==> flow/design.v <==
`timescale 1ns / 1ps
module SelectionOfAvatar(
	input [1:0] mode,
	input [5:0] userID,
	input [1:0] candidate,  
	input CLK,
	input rst,  
	output reg [1:0] ballotBoxId,
	output reg [5:0] numberOfRegisteredVoters,
	output reg [5:0] numberOfVotesWinner,  
	output reg [1:0] WinnerId,
	output reg AlreadyRegistered,
	output reg AlreadyVoted,
	output reg NotRegistered,
	output reg VotingHasNotStarted,
	output reg RegistrationHasEnded
	);
    reg [5:0] registered [0:63];
    reg [5:0] voted [0:63];
    integer i, clock, registeredNum, votedNum;
    integer airV, fireV, waterV, earthV;
	always @(posedge CLK)
	begin
	if (rst) begin
        clock = 0;
		registeredNum = 0;
		votedNum = 0;
		airV = 0;
		fireV = 0;
		waterV = 0;
		earthV = 0;
		for(i=0; i<64; i = i+1) begin
            registered[i]=6'b000000;
            voted[i]=6'b000000;
        end
        ballotBoxId =0;
        numberOfRegisteredVoters=0;
        numberOfVotesWinner=0;
        WinnerId=0;
        AlreadyRegistered=0;
        AlreadyVoted=0;
        NotRegistered=0;
        VotingHasNotStarted=0;
        RegistrationHasEnded=0;
	end
	else begin
		clock=clock+1;
        ballotBoxId =0;
        numberOfRegisteredVoters=0;
        numberOfVotesWinner=0;
        WinnerId=0;
        AlreadyRegistered=0;
        AlreadyVoted=0;
        NotRegistered=0;
        VotingHasNotStarted=0;
        RegistrationHasEnded=0;
        if(clock<=100) begin
            ballotBoxId=userID[5:4];
            if(mode==1) begin
                VotingHasNotStarted=1;
            end
            if(mode==0) begin
                if(registered[userID]==0) begin
                    registered[userID]=1;
                    ballotBoxId=userID[5:4];
                    registeredNum=registeredNum+1;
                end
                else begin 
                    AlreadyRegistered=1;
                    ballotBoxId=userID[5:4];
                end
            end
            numberOfRegisteredVoters=registeredNum;
        end
        else if(clock<=200) begin
            ballotBoxId=userID[5:4];
            numberOfRegisteredVoters=registeredNum;
            if(mode==0) begin
                RegistrationHasEnded=1;
            end
            if(mode==1) begin
                if(registered[userID]==1) begin
                    if(voted[userID]==0)begin
                        voted[userID]=1;
                        if(candidate==0)begin
                            airV=airV+1;
                        end
                        if(candidate==1)begin
                            fireV=fireV+1;
                        end
                        if(candidate==2)begin
                            waterV=waterV+1;
                        end
                        if(candidate==3)begin
                            earthV=earthV+1;
                        end
                    end 
                    else begin
                        AlreadyVoted=1;
                    end   
                end
                else begin
                    NotRegistered=1;
                end
            end    
        end
        else if(clock>200) begin
            numberOfRegisteredVoters=registeredNum;
            numberOfVotesWinner=airV;
            WinnerId=2'b0;
            if (fireV > numberOfVotesWinner) begin
				numberOfVotesWinner = fireV;
				WinnerId = 2'b01;
			end
			if (waterV > numberOfVotesWinner) begin
				numberOfVotesWinner = waterV;
				WinnerId = 2'b10;
			end
			if (earthV> numberOfVotesWinner) begin
				numberOfVotesWinner = earthV;
				WinnerId = 2'b11;
			end
        end
	end
	end
endmodule
; ---- Step by step through the tools: SelectionOfAvatar
; Module SelectionOfAvatar before and after one edit of its RTL, step after step.
; "before" refers to lines of the RTL above, "after" to lines of the edited file.
; "diff" is "after" less "before", of the values as shown; "rel_change_pct" is that difference over "before", in percent.
; Operators carry their Yosys type and port widths (W data, S select, Z words).
; Cell names lack the library's common part.
; Not given: n/a
[setup]
design = SelectionOfAvatar
clk_port = CLK
cell_library = sky130hd
lib_corner = tt_025C_1v80

; ---- The edit
; Unified diff, file above to edited file.
; A script made this edit. It changes what the design does and was not meant as an optimisation.
; begin of diff
@@ -8,5 +8,5 @@
 	output reg [1:0] ballotBoxId,
 	output reg [5:0] numberOfRegisteredVoters,
-	output reg [5:0] numberOfVotesWinner,  
+	output reg [5:0] numberOfVotesWinner_out,  
 	output reg [1:0] WinnerId,
 	output reg AlreadyRegistered,
@@ -16,4 +16,6 @@
 	output reg RegistrationHasEnded
 	);
+    reg [5:0] numberOfVotesWinner;
+    always @(posedge CLK) numberOfVotesWinner_out <= numberOfVotesWinner;
     reg [5:0] registered [0:63];
     reg [5:0] voted [0:63];
; end of diff

; ---- Word level
; Yosys after proc, flatten, opt, wreduce and memory -nomap, before mapping. Print and check cells are not counted. Equal cells are merged and count once.
[word_totals]
columns = item, before, after, diff, rel_change_pct
row1 = regBits, 981, 987, 6, 0.61
row2 = input_bits, 12, 12, 0, 0.00
row3 = out_inout_bits, 21, 21, 0, 0.00
row4 = wordCells, 606, 607, 1, 0.17
[classes]
columns = item, before, after, diff, rel_change_pct
row1 = add_sub_neg, 6, 6, 0, 0.00
row2 = n_cmp, 6, 6, 0, 0.00
row3 = equal, 68, 68, 0, 0.00
row4 = n_mux, 104, 104, 0, 0.00
row5 = bitwise, 70, 70, 0, 0.00
row6 = reduce_and_logical, 208, 208, 0, 0.00
[ops]
columns = cell, before, after, diff, rel_change_pct
row1 = $mux W6, 92, 92, 0, 0.00
row2 = $not A1 Y1, 70, 70, 0, 0.00
row3 = $reduce_and A6 Y1, 68, 68, 0, 0.00
row4 = $reduce_and A4 Y1, 64, 64, 0, 0.00
row5 = $reduce_or A63 Y1, 64, 64, 0, 0.00
row6 = $eq A6 B6 Y1 const B, 32, 32, 0, 0.00
row7 = $eq A6 B5 Y1 const B, 16, 16, 0, 0.00
row8 = $eq A6 B4 Y1 const B, 8, 8, 0, 0.00
row9 = $add A32 B2 Y32 const B, 6, 6, 0, 0.00
row10 = $mux W1, 6, 6, 0, 0.00
row11 = $eq A6 B3 Y1 const B, 4, 4, 0, 0.00
row12 = $mux W2, 4, 4, 0, 0.00
row13 = $gt A32 B6 Y1, 3, 3, 0, 0.00
row14 = $logic_not A6 Y1, 3, 3, 0, 0.00
row15 = $eq A2 B1 Y1 const B, 2, 2, 0, 0.00
row16 = $eq A2 B2 Y1 const B, 2, 2, 0, 0.00
row17 = $eq A6 B1 Y1 const B, 2, 2, 0, 0.00
row18 = $eq A6 B2 Y1 const B, 2, 2, 0, 0.00
row19 = $logic_not A2 Y1, 2, 2, 0, 0.00
row20 = $pmux W6 S64, 2, 2, 0, 0.00
row21 = $reduce_or A3 Y1, 2, 2, 0, 0.00
row22 = $reduce_or A4 Y1, 2, 2, 0, 0.00
row23 = $gt A32 B9 Y1 const B, 1, 1, 0, 0.00
row24 = $le A32 B8 Y1 const B, 1, 1, 0, 0.00
row25 = $le A32 B9 Y1 const B, 1, 1, 0, 0.00
row26 = $reduce_and A3 Y1, 1, 1, 0, 0.00
row27 = $reduce_or A2 Y1, 1, 1, 0, 0.00
row28 = $reduce_or A5 Y1, 1, 1, 0, 0.00

; ---- Longest topological paths
; Depth = most cells in a row (Yosys ltp): at word level without a register or memory, in the mapped netlist without a sequential cell, where the memories' decode and read muxes count.
[logic_depth]
columns = item, before, after, diff, rel_change_pct
row1 = depth_word, 14, 14, 0, 0.00
row2 = ABC_AREA, 0, 0, n/a, n/a
row3 = mapped_depth, 28, 32, 4, 14.29
row4 = mapped_depth_nobuf, 27, 29, 2, 7.41

; ---- Mapped cells and area
; The flow's flattened synthesis, as Yosys stat reports it; memories are mapped. The netlist is that of the ABC_AREA named above (0 if unset); the other value can give another one.
[mapped]
columns = item, before, after, diff, rel_change_pct
row1 = mapped_cells, 1768, 1849, 81, 4.58
row2 = mapped_area_um2, 14976.9, 15067.0, 90.1, 0.60
row3 = seqArea_um2, 5785.5, 5905.7, 120.2, 2.08
row4 = flip_flops, 289, 295, 6, 2.08
row5 = buffers, 155, 145, -10, -6.45
[by_type]
columns = cell_type, before, after, diff, rel_change_pct
row1 = nand2_1, 201, 126, -75, -37.31
row2 = o22ai_1, 6, 76, 70, 1166.67
row3 = o2bb2ai_1, 63, 0, -63, -100.00
row4 = o41ai_1, 60, 2, -58, -96.67
row5 = a31oi_1, 7, 57, 50, 714.29
row6 = nor2_1, 129, 177, 48, 37.21
row7 = a21oi_1, 43, 89, 46, 106.98
row8 = o21ai_0, 19, 63, 44, 231.58
row9 = inv_1, 59, 96, 37, 62.71
row10 = or3_1, 19, 55, 36, 189.47
row11 = or2_2, 37, 6, -31, -83.78
row12 = o211ai_1, 35, 6, -29, -82.86
row13 = or4_1, 46, 24, -22, -47.83
row14 = nand2b_1, 9, 30, 21, 233.33
row15 = o311ai_0, 22, 2, -20, -90.91
row16 = o31ai_1, 34, 16, -18, -52.94
row17 = mux2_2, 30, 47, 17, 56.67
row18 = nor3_1, 22, 37, 15, 68.18
; The list need not be complete.

; ---- Timing after synthesis
; OpenSTA on the mapped netlist: ideal clock, no wires. The path of least setup slack (recovery checks aside). Input and output delay are each 20% of the period. Register names are those of the netlist, which keeps one name where synthesis merged equal registers.
[synth_path]
columns = item, before, after, diff, rel_change_pct
row1 = kind, reg-to-reg, reg-to-reg, n/a, n/a
row2 = from, register airV[1], register airV[1], n/a, n/a
row3 = to, register numberOfVotesWinner[1], register numberOfVotesWinner[2], n/a, n/a
row4 = period_ps, 6000, 6000, 0, 0.00
row5 = setup_time_ps, 72, 70, -2, n/a
row6 = launch_ps, 0, 0, 0, n/a
row7 = arrival_time_ps, 5027, 6139, 1112, 22.12
row8 = t_required_ps, 5928, 5930, 2, 0.03
row9 = slack_ps, 902, -209, -1111, n/a
row10 = delay_ps, 5099, 6209, 1110, 21.77
row11 = stages, 29, 33, 4, 13.79
row12 = n_path_buf, 1, 3, 2, 200.00
row13 = period_less_setup_slack_ps, 5098, 6209, 1111, 21.79
; "delay_ps" = arrival - input delay + setup time.
; "stages" counts driving pins, that of a launching flip-flop among them; a cell with two outputs on the path counts twice.
; "period_less_setup_slack_ps" is the clock period less the worst setup slack; recovery checks do not enter. This is arithmetic on one report: input and output delays are still those of the set period (20% each).
; The rows between start and end are the longest chain of elaborated cells between them; the timing report does not say that the signal goes this way. Where chains are equally long, one stands for them.
; Each line given opens the expression or statement behind the cell; cells for indexed reads and writes are added by Yosys, which also makes memories of some case tables.
; At most two assigning lines are given for a register; there are more.
[synth_between_before]
path_cell_list = dfxtp_1 > inv_1 > ha_1 > nor2b_1 > o21ai_0 > a21oi_1 > a211oi_1 > o21ai_1 > mux2_2 > inv_1 > ha_1 > nor2b_1 > o21a_1 > o21ai_0 > nand2b_1 > a211oi_1 > o21ai_1 > mux2i_1 > ha_1 > nor2b_1 > o21a_1 > o21a_1 > o21ai_0 > nand2b_1 > a21oi_1 > o21ai_0 > clkbuf_1 > or2_2 > a21oi_1
elab_chain_len = 14
cone_cells = 14
cone_lines = 7
cone_classes = compare (3); mux (11)
[synth_lines_before]
columns = item, line
row1 = "start, declared", 21  ; integer airV, fireV, waterV, earthV;
row2 = "start, assigned", 28  ; airV = 0;
row3 = "start, assigned", 86  ; airV=airV+1;
row4 = $gt A32 B6 Y1, 111  ; if (fireV > numberOfVotesWinner) begin
row5 = $mux W6, 111
row6 = $mux W6, 107  ; else if(clock>200) begin
row7 = $mux W6, 75  ; else if(clock<=200) begin
row8 = $mux W6, 57  ; if(clock<=100) begin
row9 = $mux W6, 24  ; if (rst) begin
row10 = $gt A32 B6 Y1, 115  ; if (waterV > numberOfVotesWinner) begin
row11 = $mux W6, 115
row12 = $mux W6, 107
row13 = $mux W6, 75
row14 = $mux W6, 57
row15 = $mux W6, 24
row16 = $gt A32 B6 Y1, 119  ; if (earthV> numberOfVotesWinner) begin
row17 = $mux W6, 119
row18 = "end, assigned", 116  ; numberOfVotesWinner = waterV;
row19 = "end, assigned", 120  ; numberOfVotesWinner = earthV;
row20 = "end, declared", 10  ; output reg [5:0] numberOfVotesWinner,
[synth_between_after]
path_cell_list = dfxtp_1 > inv_1 > ha_1 > nor2b_1 > o21a_1 > o21a_1 > o21ai_0 > nand2b_1 > a31oi_1 > mux2i_1 > ha_1 > nor2b_1 > o21a_1 > o21a_1 > o21a_1 > o21a_1 > o22ai_1 > nand2_1 > clkbuf_1 > clkbuf_1 > nor2_1 > a21oi_1 > ha_1 > nor2b_1 > o21a_1 > o21a_1 > o21a_1 > o21a_1 > o22ai_1 > nand2_1 > clkbuf_1 > or3_1 > a21oi_1
elab_chain_len = 14
cone_cells = 14
cone_lines = 7
cone_classes = compare (3); mux (11)
[synth_lines_after]
columns = item, line
row1 = "start, declared", 23  ; integer airV, fireV, waterV, earthV;
row2 = "start, assigned", 30  ; airV = 0;
row3 = "start, assigned", 88  ; airV=airV+1;
row4 = $gt A32 B6 Y1, 113  ; if (fireV > numberOfVotesWinner) begin
row5 = $mux W6, 113
row6 = $mux W6, 109  ; else if(clock>200) begin
row7 = $mux W6, 77  ; else if(clock<=200) begin
row8 = $mux W6, 59  ; if(clock<=100) begin
row9 = $mux W6, 26  ; if (rst) begin
row10 = $gt A32 B6 Y1, 117  ; if (waterV > numberOfVotesWinner) begin
row11 = $mux W6, 117
row12 = $mux W6, 109
row13 = $mux W6, 77
row14 = $mux W6, 59
row15 = $mux W6, 26
row16 = $gt A32 B6 Y1, 121  ; if (earthV> numberOfVotesWinner) begin
row17 = $mux W6, 121
row18 = "end, assigned", 118  ; numberOfVotesWinner = waterV;
row19 = "end, assigned", 122  ; numberOfVotesWinner = earthV;
row20 = "end, declared", 18  ; reg [5:0] numberOfVotesWinner;

; ---- Path in the finished layout
; From the final timing report of each run of pair 1: the path of least setup slack in the routed layout; clock arrival at registers is part of the times.
; The report prints the path's times to 10 ps; the period is as set.
[layout_path]
columns = item, before, after, diff, rel_change_pct
row1 = kind, reg-to-reg, reg-to-reg, n/a, n/a
row2 = from, register airV[1], register airV[5], n/a, n/a
row3 = to, register numberOfVotesWinner[4], register numberOfVotesWinner[0], n/a, n/a
row4 = period_ps, 5710, 5710, 0, 0.00
row5 = setup_time_ps, 80, 70, -10, n/a
row6 = launch_ps, 500, 520, 20, 4.00
row7 = arrival_time_ps, 5670, 5940, 270, 4.76
row8 = t_required_ps, 6140, 6170, 30, 0.49
row9 = slack_ps, 470, 230, -240, n/a
row10 = stages, 29, 29, 0, 0.00
row11 = n_path_buf, 1, 1, 0, 0.00
; The rows between start and end are the longest chain of elaborated cells between them; the timing report does not say that the signal goes this way. Where chains are equally long, one stands for them.
; At most two assigning lines are given for a register; there are more.
[layout_between_before]
path_cell_list = dfxtp_1 > inv_1 > ha_1 > nor2b_1 > o21ai_0 > a21oi_1 > a211oi_1 > o21ai_2 > mux2_2 > inv_1 > ha_1 > nor2b_1 > o21a_1 > o21ai_0 > nand2b_1 > a211oi_1 > o21ai_2 > mux2i_1 > ha_1 > nor2b_1 > o21a_1 > o21a_1 > o21ai_0 > nand2b_1 > a21oi_1 > o21ai_0 > buf_4 > or2_2 > a21oi_1
elab_chain_len = 14
cone_cells = 14
cone_lines = 7
cone_classes = compare (3); mux (11)
[layout_lines_before]
columns = item, line
row1 = "start, declared", 21  ; integer airV, fireV, waterV, earthV;
row2 = "start, assigned", 28  ; airV = 0;
row3 = "start, assigned", 86  ; airV=airV+1;
row4 = $gt A32 B6 Y1, 111  ; if (fireV > numberOfVotesWinner) begin
row5 = $mux W6, 111
row6 = $mux W6, 107  ; else if(clock>200) begin
row7 = $mux W6, 75  ; else if(clock<=200) begin
row8 = $mux W6, 57  ; if(clock<=100) begin
row9 = $mux W6, 24  ; if (rst) begin
row10 = $gt A32 B6 Y1, 115  ; if (waterV > numberOfVotesWinner) begin
row11 = $mux W6, 115
row12 = $mux W6, 107
row13 = $mux W6, 75
row14 = $mux W6, 57
row15 = $mux W6, 24
row16 = $gt A32 B6 Y1, 119  ; if (earthV> numberOfVotesWinner) begin
row17 = $mux W6, 119
row18 = "end, assigned", 116  ; numberOfVotesWinner = waterV;
row19 = "end, assigned", 120  ; numberOfVotesWinner = earthV;
row20 = "end, declared", 10  ; output reg [5:0] numberOfVotesWinner,
[layout_between_after]
path_cell_list = dfxtp_1 > inv_1 > ha_1 > and4_1 > nand3_1 > a211o_1 > a31oi_4 > mux2i_2 > ha_1 > nor2b_1 > o21a_1 > o21a_1 > o21a_1 > o21a_1 > o22ai_4 > nand2_4 > nor2_2 > a21oi_1 > ha_1 > nor2b_1 > o21a_1 > o21a_1 > o21a_1 > o21a_1 > o22ai_4 > buf_4 > and2_1 > nand4_1 > a31oi_1
elab_chain_len = 14
cone_cells = 14
cone_lines = 7
cone_classes = compare (3); mux (11)
[layout_lines_after]
columns = item, line
row1 = "start, declared", 23  ; integer airV, fireV, waterV, earthV;
row2 = "start, assigned", 30  ; airV = 0;
row3 = "start, assigned", 88  ; airV=airV+1;
row4 = $gt A32 B6 Y1, 113  ; if (fireV > numberOfVotesWinner) begin
row5 = $mux W6, 113
row6 = $mux W6, 109  ; else if(clock>200) begin
row7 = $mux W6, 77  ; else if(clock<=200) begin
row8 = $mux W6, 59  ; if(clock<=100) begin
row9 = $mux W6, 26  ; if (rst) begin
row10 = $gt A32 B6 Y1, 117  ; if (waterV > numberOfVotesWinner) begin
row11 = $mux W6, 117
row12 = $mux W6, 109
row13 = $mux W6, 77
row14 = $mux W6, 59
row15 = $mux W6, 26
row16 = $gt A32 B6 Y1, 121  ; if (earthV> numberOfVotesWinner) begin
row17 = $mux W6, 121
row18 = "end, assigned", 118  ; numberOfVotesWinner = waterV;
row19 = "end, assigned", 122  ; numberOfVotesWinner = earthV;
row20 = "end, declared", 18  ; reg [5:0] numberOfVotesWinner;

; ---- Flow runs
; Runs of the flow (Yosys, OpenROAD) on both versions; the two runs of a pair have the same settings. The constraints put input and output delay at 20% of the set period each and load the outputs with 0.01 pF.
[flow_settings_pair_1]
CORE_UTILIZATION = 40
period_ns = 5.71
CAP_MARGIN = 20
CORE_MARGIN = 2
SLEW_MARGIN = 20
[measured_pair_1]
columns = item, before, after, diff, rel_change_pct
row1 = yosys_chip_area_um2, 14976.9, 15067.0, 90.1, 0.60
row2 = die_um2, 39006.2, 39235.7, 229.5, 0.59
row3 = utilization_frac, 0.458, 0.462, 0.004, n/a
row4 = final_setup_ws_ps, 466, 229, -237, n/a
row5 = fin_tns_ps, 0, 0, 0, n/a
row6 = final_power_mw, 4.448, 4.535, 0.087, 1.96
[flow_settings_pair_2]
CORE_UTILIZATION = 46
CTS_CLUSTER_SIZE = 65
MAX_ROUTING_LAYER = met4
PLACE_DENSITY_LB_ADDON = 0.04
SETUP_SLACK_MARGIN = 1.42
period_ns = 6.07
CAP_MARGIN = 20
CORE_MARGIN = 2
SLEW_MARGIN = 20
[measured_pair_2]
columns = item, before, after, diff, rel_change_pct
row1 = yosys_chip_area_um2, 14976.9, 15067.0, 90.1, 0.60
row2 = die_um2, 34018.1, 34217.6, 199.5, 0.59
row3 = utilization_frac, 0.537, 0.54, 0.003, n/a
row4 = final_setup_ws_ps, 1385, 671, -714, n/a
row5 = fin_tns_ps, 0, 0, 0, n/a
row6 = final_power_mw, 4.262, 4.148, -0.114, -2.67
; "final_power_mw" is the tool's figure for a default switching activity; nothing was simulated.
